==> flow/design.v <==
module  fir(
	input clk,
	input rst_n,			
	input enable,
	input [2:0] tap,		 
	input [15:0] data_in,		
	output [17:0] data_out,		
	output complete
);
localparam
a0 = 16'd1,	 
a1 = 16'd2,
a2 = 16'd2,
a3 = 16'd3,
a4 = 16'd3,
a5 = 16'd3;
reg [15:0] data_reg_0;	 
reg [15:0] data_reg_1;
reg [15:0] data_reg_2;
reg [15:0] data_reg_3;
reg [15:0] data_reg_4;
reg [15:0] data_reg_5;
reg [15:0] multiplication_0;	 
reg [15:0] multiplication_1;
reg [15:0] multiplication_2;
reg [15:0] multiplication_3;
reg [15:0] multiplication_4;
reg [15:0] multiplication_5;
reg [16:0] sum_1;	 
reg [16:0] sum_2;
reg [16:0] sum_3;
reg [17:0] result;  
reg mul_stage, add_stage1, add_stage2, output_stage;	 
always @ (posedge clk or negedge rst_n)
    begin
        if(!rst_n)
        	begin
        		mul_stage <= 1'b0;
        		add_stage1 <= 1'b0;
        		add_stage2 <= 1'b0;
				output_stage <= 1'b0;
        	end
        else
        	begin
        			mul_stage <= enable;
        			add_stage1 <= mul_stage;
        			add_stage2 <= add_stage1;
        			output_stage <= add_stage2;
        	end
    end
always @ (posedge clk or negedge rst_n)
    begin
        if(!rst_n)
        	begin
        		data_reg_0 <= 0;
        		data_reg_1 <= 0;
        		data_reg_2 <= 0;
        		data_reg_3 <= 0;
			data_reg_4 <= 0;
        		data_reg_5 <= 0;
        	end
        else
        	begin
				case (tap)
					3'd2:
					begin
						if (enable) 
							begin
								data_reg_0 <= data_in;
								data_reg_1 <= data_reg_0;
							end
						else 
							begin
								data_reg_0 <= data_reg_0;
								data_reg_1 <= data_reg_1;
							end
					end
					3'd3:
					begin
						if (enable) 
							begin
								data_reg_0 <= data_in;
								data_reg_1 <= data_reg_0;
								data_reg_2 <= data_reg_1;
							end
						else 
							begin
								data_reg_0 <= data_reg_0;
								data_reg_1 <= data_reg_1;
								data_reg_2 <= data_reg_2;
							end
					end
					3'd4:
					begin
						if (enable) 
							begin
								data_reg_0 <= data_in;
								data_reg_1 <= data_reg_0;
								data_reg_2 <= data_reg_1;
								data_reg_3 <= data_reg_2;
							end
						else 
							begin
								data_reg_0 <= data_reg_0;
								data_reg_1 <= data_reg_1;
								data_reg_2 <= data_reg_2;
								data_reg_3 <= data_reg_3;
							end
					end
					3'd5:
					begin
						if (enable) 
							begin
								data_reg_0 <= data_in;
								data_reg_1 <= data_reg_0;
								data_reg_2 <= data_reg_1;
								data_reg_3 <= data_reg_2;
								data_reg_4 <= data_reg_3;
							end
						else 
							begin
								data_reg_0 <= data_reg_0;
								data_reg_1 <= data_reg_1;
								data_reg_2 <= data_reg_2;
								data_reg_3 <= data_reg_3;
								data_reg_4 <= data_reg_4;
							end
					end
					3'd6:
					begin
						if (enable) 
							begin
								data_reg_0 <= data_in;
								data_reg_1 <= data_reg_0;
								data_reg_2 <= data_reg_1;
								data_reg_3 <= data_reg_2;
								data_reg_4 <= data_reg_3;
								data_reg_5 <= data_reg_4;
							end
						else 
							begin
								data_reg_0 <= data_reg_0;
								data_reg_1 <= data_reg_1;
								data_reg_2 <= data_reg_2;
								data_reg_3 <= data_reg_3;
								data_reg_4 <= data_reg_4;
								data_reg_5 <= data_reg_5;
							end
					end
				endcase
        	end
    end
always @ (posedge clk or negedge rst_n)
    begin
        if(!rst_n)
        	begin
        		multiplication_0 <= 0;
        		multiplication_1 <= 0;
        		multiplication_2 <= 0;
        		multiplication_3 <= 0;
			multiplication_4 <= 0;
        		multiplication_5 <= 0;
        	end
        else
        	begin
				case (tap)
					3'd2:
					begin
						if(mul_stage)
							begin
								multiplication_0 <= a0 * data_reg_0;
								multiplication_1 <= a1 * data_reg_1;
							end
						else 
							begin
								multiplication_0 <= multiplication_0;
								multiplication_1 <= multiplication_1;
							end
					end
					3'd3:
					begin
						if(mul_stage)
							begin
								multiplication_0 <= a0 * data_reg_0;
								multiplication_1 <= a1 * data_reg_1;
								multiplication_2 <= a2 * data_reg_2;
							end
						else 
							begin
								multiplication_0 <= multiplication_0;
								multiplication_1 <= multiplication_1;
								multiplication_2 <= multiplication_2;
							end
					end
					3'd4:
					begin
						if(mul_stage)
							begin
								multiplication_0 <= a0 * data_reg_0;
								multiplication_1 <= a1 * data_reg_1;
								multiplication_2 <= a2 * data_reg_2;
								multiplication_3 <= a3 * data_reg_3;
							end
						else 
							begin
								multiplication_0 <= multiplication_0;
								multiplication_1 <= multiplication_1;
								multiplication_2 <= multiplication_2;
								multiplication_3 <= multiplication_3;
							end
					end
					3'd5:
					begin
						if(mul_stage)
							begin
								multiplication_0 <= a0 * data_reg_0;
								multiplication_1 <= a1 * data_reg_1;
								multiplication_2 <= a2 * data_reg_2;
								multiplication_3 <= a3 * data_reg_3;
								multiplication_4 <= a4 * data_reg_4;
							end
						else 
							begin
								multiplication_0 <= multiplication_0;
								multiplication_1 <= multiplication_1;
								multiplication_2 <= multiplication_2;
								multiplication_3 <= multiplication_3;
								multiplication_4 <= multiplication_4;
							end
					end
					3'd6:
					begin
						if(mul_stage)
							begin
								multiplication_0 <= a0 * data_reg_0;
								multiplication_1 <= a1 * data_reg_1;
								multiplication_2 <= a2 * data_reg_2;
								multiplication_3 <= a3 * data_reg_3;
								multiplication_4 <= a4 * data_reg_4;
								multiplication_5 <= a5 * data_reg_5;
							end
						else 
							begin
								multiplication_0 <= multiplication_0;
								multiplication_1 <= multiplication_1;
								multiplication_2 <= multiplication_2;
								multiplication_3 <= multiplication_3;
								multiplication_4 <= multiplication_4;
								multiplication_5 <= multiplication_5;
							end
					end
				endcase
        	end
    end
always @ (posedge clk or negedge rst_n)
    begin
        if(!rst_n)
        	begin
        		sum_1 <= 0;
        		sum_2 <= 0;
			sum_3 <= 0;
        	end
        else
        	begin
				case (tap)
					3'd2:
					begin
						if (add_stage1) 
							begin
								sum_1 <= multiplication_0 + multiplication_1;
								sum_2 <= 0;
							end
						else 
							begin
								sum_1 <= sum_1;
								sum_2 <= sum_2;
							end
					end
					3'd3:
					begin
						if (add_stage1) 
							begin
								sum_1 <= multiplication_0 + multiplication_1;
								sum_2 <= multiplication_2; 
							end
						else 
							begin
								sum_1 <= sum_1;
								sum_2 <= sum_2;
							end
					end
					3'd4:
					begin
						if (add_stage1) 
							begin
								sum_1 <= multiplication_0 + multiplication_1;
								sum_2 <= multiplication_2 + multiplication_3; 
							end
						else 
							begin
								sum_1 <= sum_1;
								sum_2 <= sum_2;
							end
					end
					3'd5:
					begin
						if (add_stage1) 
							begin
								sum_1 <= multiplication_0 + multiplication_1;
								sum_2 <= multiplication_2 + multiplication_3; 
								sum_3 <= multiplication_4;
							end
						else 
							begin
								sum_1 <= sum_1;
								sum_2 <= sum_2;
								sum_3 <= sum_3;
							end
					end
					3'd6:
					begin
						if (add_stage1) 
							begin
								sum_1 <= multiplication_0 + multiplication_1;
								sum_2 <= multiplication_2 + multiplication_3; 
								sum_3 <= multiplication_4 + multiplication_5; 
							end
						else 
							begin
								sum_1 <= sum_1;
								sum_2 <= sum_2;
								sum_3 <= sum_3;
							end
					end
				endcase
        	end
    end
always @ (posedge clk or negedge rst_n)
      begin
          if(!rst_n)
          	begin
          		result <= 0;
          	end
          else
          	begin
				case (tap)
					3'd2:
					begin
						if (add_stage2) 
							begin
								result <= sum_2 + sum_1;
							end
						else 
							begin
								result <= result;
							end
					end
					3'd3:
					begin
						if (add_stage2) 
							begin
								result <= sum_2 + sum_1;
							end
						else 
							begin
								result <= result;
							end
					end
					3'd4:
					begin
						if (add_stage2) 
							begin
								result <= sum_2 + sum_1;
							end
						else 
							begin
								result <= result;
							end
					end
					3'd5:
					begin
						if (add_stage2) 
							begin
								result <= sum_2 + sum_1 + sum_3;
							end
						else 
							begin
								result <= result;
							end
					end
					3'd6:
					begin
						if (add_stage2) 
							begin
								result <= sum_2 + sum_1 + sum_3;
							end
						else 
							begin
								result <= result;
							end
					end
				endcase
          	end
      end
assign data_out = result;	 
assign complete = output_stage;
endmodule
* From RTL to reports: fir *
Tool output for the design above, in the order of the flow.
Line numbers count from 1 in the design file above.
Operators: Yosys type, input widths -> output width; for muxes data width and select width s.
Library cell names are shortened.
The mark n/a stands for no value.

inputs
  design top = fir
  clock input = clk
  cell library = sky130hd
  library corner = tt_025C_1v80

* Word-level counts *
Counts by Yosys on the flattened word-level netlist (proc, flatten, opt, wreduce; memories kept). Register bits leave out memories and registers merged into their read ports (data or address). Print and check cells are left out.

storage and ports
  bits in registers = 265
  input bits = 22
  output and inout bits = 19
  cells after elaboration = 104

operators by class
  add/sub/neg operators = 5
  $mul = 3
  equal/unequal tests = 21
  mux-type cells = 32
  reductions and logical operators = 23

operators with widths
  operator               number
  $mux 16                20
  $mux 17                7
  $mul 2x16->16 const A  3
  $add 16x16->17         3
  $pmux 17 s3            1
  $pmux 18 s2            1
  $mux 18                2
  $pmux 17 s2            1
  $ne 2x1->1 const B     12
  $reduce_and 2->1       11
  $add 17x17->18         1
  $add 18x17->18         1
  $eq 3x3->1 const B     3
  $ne 2x2->1 const B     4
  $eq 3x2->1 const B     2
  $reduce_and 3->1       2
  $reduce_or 3->1        2
  $reduce_bool 5->1      1
  $reduce_or 5->1        1
  $reduce_and 4->1       1
  $reduce_bool 4->1      1
  $reduce_or 4->1        1
  $reduce_bool 3->1      1
  $reduce_bool 2->1      1
  $reduce_or 2->1        1

* Longest topological paths *
Longest topological path by Yosys (ltp), each cell counted once; first at word level (registers and memories cut), then after technology mapping (sequential cells cut; the memories' decode and read muxes count).

logic depth
  depth after elaboration = 4
  ABC_AREA = 0
  gate-level depth with buffers = 19
  gate-level depth less buffers = 19

* Synthesis result *
The flow's flattened synthesis, as Yosys stat reports it; memories are mapped. The netlist is that of the ABC_AREA named above (0 if unset); the other value can give another one.

synthesis totals
  mapped cells = 1406
  chip area (Yosys) = 14951.8 um2
  area of sequential cells = 6581.3 um2
  flip-flop cells = 263
  buffer cells = 45

cell types
  cell      number  total area (um2)
  dfrtp_1   263     6.58E+03
  mux2_2    149     1.68E+03
  ha_1      122     1.53E+03
  o21ai_0   119     595.571
  nand2_1   145     544.272
  xor2_1    54      472.954
  xnor2_1   47      411.645
  a21oi_1   79      395.379
  nor2_1    65      243.984
  a21o_1    31      232.723
  fa_1      8       160.154
  inv_1     39      146.39
  o21ai_1   27      135.13
  clkbuf_1  31      116.362
  nor3_1    23      115.11
  o21a_1    15      112.608
  o21bai_1  14      105.101
  nand2b_1  15      93.84

Other cell types: 50; their cells: 160.

* Path before layout *
OpenSTA on the mapped netlist: ideal clock, no wires. The path of least setup slack (recovery checks aside). Input and output delay are each 20% of the period. Register names are those of the netlist, which keeps one name where synthesis merged equal registers.

timing post-synthesis
  path type = flip-flop to flip-flop
  start point = reg sum_1[0]
  end point = reg result[15]
  period = 4.0 ns
  library setup time = 0.132 ns
  launch time at the first pin = 0.000 ns
  arrival = 3.447 ns
  required time = 3.868 ns
  path slack = 0.421 ns
  path delay = 3.579 ns
  stages = 18
  path buffers = 0
  period reached after synthesis = 3.579 ns

"path delay" = arrival - input delay + setup time.
"stages" counts driving pins, that of a launching flip-flop among them; a cell with two outputs on the path counts twice.
"period reached after synthesis" is the clock period less the worst setup slack; recovery checks do not enter. This is arithmetic on one report: input and output delays are still those of the set period (20% each).
The rows between start and end are the longest chain of elaborated cells between them; the timing report does not say that the signal goes this way. Where chains are equally long, one stands for them.
Each line given opens the expression or statement behind the cell; cells for indexed reads and writes are added by Yosys, which also makes memories of some case tables.
A register here has more assigning lines than the two given.

between the ends, post-synthesis
  cell sequence = dfrtp_1 -> ha_1 -> inv_1 -> fa_1 -> nor2b_2 -> o31a_2 -> o21ai_1 -> a2111oi_0 -> nor2_1 -> ha_1 -> and3_1 -> a21oi_1 -> o21ai_1 -> o41ai_1 -> o21bai_1 -> xor2_1 -> mux2i_1 -> o21ai_1
  length of the longest elaborated chain = 4
  elaborated cells between the ends (all ways) = 5
  those cells by class = add/sub (2); mux (3)

ends and longest elaborated chain, post-synthesis
  item                RTL line  text
  start: declaration  29        reg [16:0] sum_1;
  start: assignment   270       sum_1 <= multiplication_0 + multiplication_1;
  start: assignment   275       sum_1 <= sum_1;
  $add 17x17->18      384       result <= sum_2 + sum_1 + sum_3;
  $add 18x17->18      384
  $mux 18             382       if (add_stage2)
  $pmux 18 s2         346       case (tap)
  end: assignment     351       result <= sum_2 + sum_1;
  end: assignment     355       result <= result;
  end: declaration    32        reg [17:0] result;

* Timing after layout *
Path of least setup slack in the final report of run A (OpenROAD, finished layout, wires in). Where an end is a register, its clock arrival counts in the times.

timing after layout
  path type = flip-flop to flip-flop
  start point = reg sum_1[0]
  end point = reg result[16]
  period = 3.89 ns
  library setup time = 0.12 ns
  launch time at the first pin = 0.55 ns
  arrival = 4.01 ns
  required time = 4.34 ns
  path slack = 0.33 ns
  stages = 21
  path buffers = 1

The rows between start and end are the longest chain of elaborated cells between them; the timing report does not say that the signal goes this way. Where chains are equally long, one stands for them.
A register here has more assigning lines than the two given.

between the ends, after layout
  cell sequence = dfrtp_1 -> ha_2 -> inv_2 -> fa_2 -> nor2b_2 -> o31a_2 -> buf_6 -> o211ai_2 -> nand2_2 -> a211oi_2 -> nor2_2 -> ha_4 -> and3_4 -> a21oi_4 -> o31ai_4 -> o41ai_4 -> o21ai_1 -> xnor2_1 -> nor2_1 -> a21oi_1 -> o21ai_1
  length of the longest elaborated chain = 4
  elaborated cells between the ends (all ways) = 5
  those cells by class = add/sub (2); mux (3)

ends and longest elaborated chain, after layout
  item                RTL line  text
  start: declaration  29        reg [16:0] sum_1;
  start: assignment   270       sum_1 <= multiplication_0 + multiplication_1;
  start: assignment   275       sum_1 <= sum_1;
  $add 17x17->18      384       result <= sum_2 + sum_1 + sum_3;
  $add 18x17->18      384
  $mux 18             382       if (add_stage2)
  $pmux 18 s2         346       case (tap)
  end: assignment     351       result <= sum_2 + sum_1;
  end: assignment     355       result <= result;
  end: declaration    32        reg [17:0] result;

Measured results for fir: 5 stored runs of the Yosys and OpenROAD flow on sky130hd. The settings differ; the order carries no meaning. The constraints put input and output delay at 20% of the set period each and load the outputs with 0.01 pF.
"achieved clock period (ns)" means the clock period less the worst setup slack. The figure is calculated, with input and output delays left at 20% of the set period.
"worst setup path time (ns)" means the part of the period allowed to the worst setup path (the constraints hold back 20% at inputs and 20% at outputs) less its slack; where the path has registers, the arrival times of their clocks count too.

settings of run A
{
  "SETUP_SLACK_MARGIN": 0.55,
  "period_ns": 3.89,
  "CAP_MARGIN": 20,
  "CORE_MARGIN": 2,
  "CORE_UTILIZATION": 40,
  "SLEW_MARGIN": 20
}
report of run A
yosys chip area after synthesis (um^2): 14951.8
finish__design__die__area: 38943.1
finish__design__instance__utilization: 0.4751
finish__timing__setup__ws: 0.327
finish__timing__setup__tns: 0.000
achieved clock period (ns): 3.563
worst setup path time (ns): 3.56
worst setup path kind: flip-flop to flip-flop

settings of run B
{
  "ABC_AREA": 1,
  "CAP_MARGIN": 25,
  "CELL_PAD_IN_SITES_DETAIL_PLACEMENT": 1,
  "HOLD_SLACK_MARGIN": 0.13,
  "MAX_ROUTING_LAYER": "met4",
  "SETUP_SLACK_MARGIN": -0.05,
  "period_ns": 4.0,
  "CORE_MARGIN": 2,
  "CORE_UTILIZATION": 40,
  "SLEW_MARGIN": 20
}
report of run B
yosys chip area after synthesis (um^2): 16625.9
finish__design__die__area: 43212.0
finish__design__instance__utilization: 0.4540
finish__timing__setup__ws: 0.746
finish__timing__setup__tns: 0.000
achieved clock period (ns): 3.254
worst setup path time (ns): 3.25
worst setup path kind: flip-flop to flip-flop

settings of run C
{
  "ABC_AREA": 1,
  "CELL_PAD_IN_SITES_DETAIL_PLACEMENT": 1,
  "CELL_PAD_IN_SITES_GLOBAL_PLACEMENT": 3,
  "CORE_UTILIZATION": 44,
  "CTS_CLUSTER_SIZE": 25,
  "GPL_ROUTABILITY_DRIVEN": 0,
  "GPL_TIMING_DRIVEN": 0,
  "HOLD_SLACK_MARGIN": 0.05,
  "MAX_ROUTING_LAYER": "met4",
  "PLACE_DENSITY_LB_ADDON": 0.3,
  "SLEW_MARGIN": 0,
  "period_ns": 5.86,
  "CAP_MARGIN": 20,
  "CORE_MARGIN": 2
}
report of run C: did not finish, place, FLW-0024

settings of run D
{
  "ABC_AREA": 0,
  "CAP_MARGIN": 25,
  "CELL_PAD_IN_SITES_DETAIL_PLACEMENT": 1,
  "CELL_PAD_IN_SITES_GLOBAL_PLACEMENT": 3,
  "CORE_ASPECT_RATIO": 1.9,
  "CORE_UTILIZATION": 34,
  "CTS_CLUSTER_DIAMETER": 327,
  "CTS_CLUSTER_SIZE": 17,
  "GPL_ROUTABILITY_DRIVEN": 0,
  "HOLD_SLACK_MARGIN": 0.13,
  "MAX_ROUTING_LAYER": "met4",
  "SETUP_SLACK_MARGIN": 0.35,
  "SLEW_MARGIN": 35,
  "TNS_END_PERCENT": 90,
  "period_ns": 4.0,
  "CORE_MARGIN": 2
}
report of run D
yosys chip area after synthesis (um^2): 14951.8
finish__design__die__area: 45756.1
finish__design__instance__utilization: 0.3862
finish__timing__setup__ws: 0.292
finish__timing__setup__tns: 0.000
achieved clock period (ns): 3.708
worst setup path time (ns): 3.71
worst setup path kind: flip-flop to flip-flop

settings of run E
{
  "ABC_AREA": 1,
  "CELL_PAD_IN_SITES_GLOBAL_PLACEMENT": 2,
  "CORE_UTILIZATION": 51,
  "CTS_CLUSTER_DIAMETER": 309,
  "MAX_ROUTING_LAYER": "met4",
  "PLACE_DENSITY_LB_ADDON": 0.08,
  "SETUP_SLACK_MARGIN": -0.55,
  "SLEW_MARGIN": 30,
  "period_ns": 6.95,
  "CAP_MARGIN": 20,
  "CORE_MARGIN": 2
}
report of run E: did not finish, place, FLW-0024
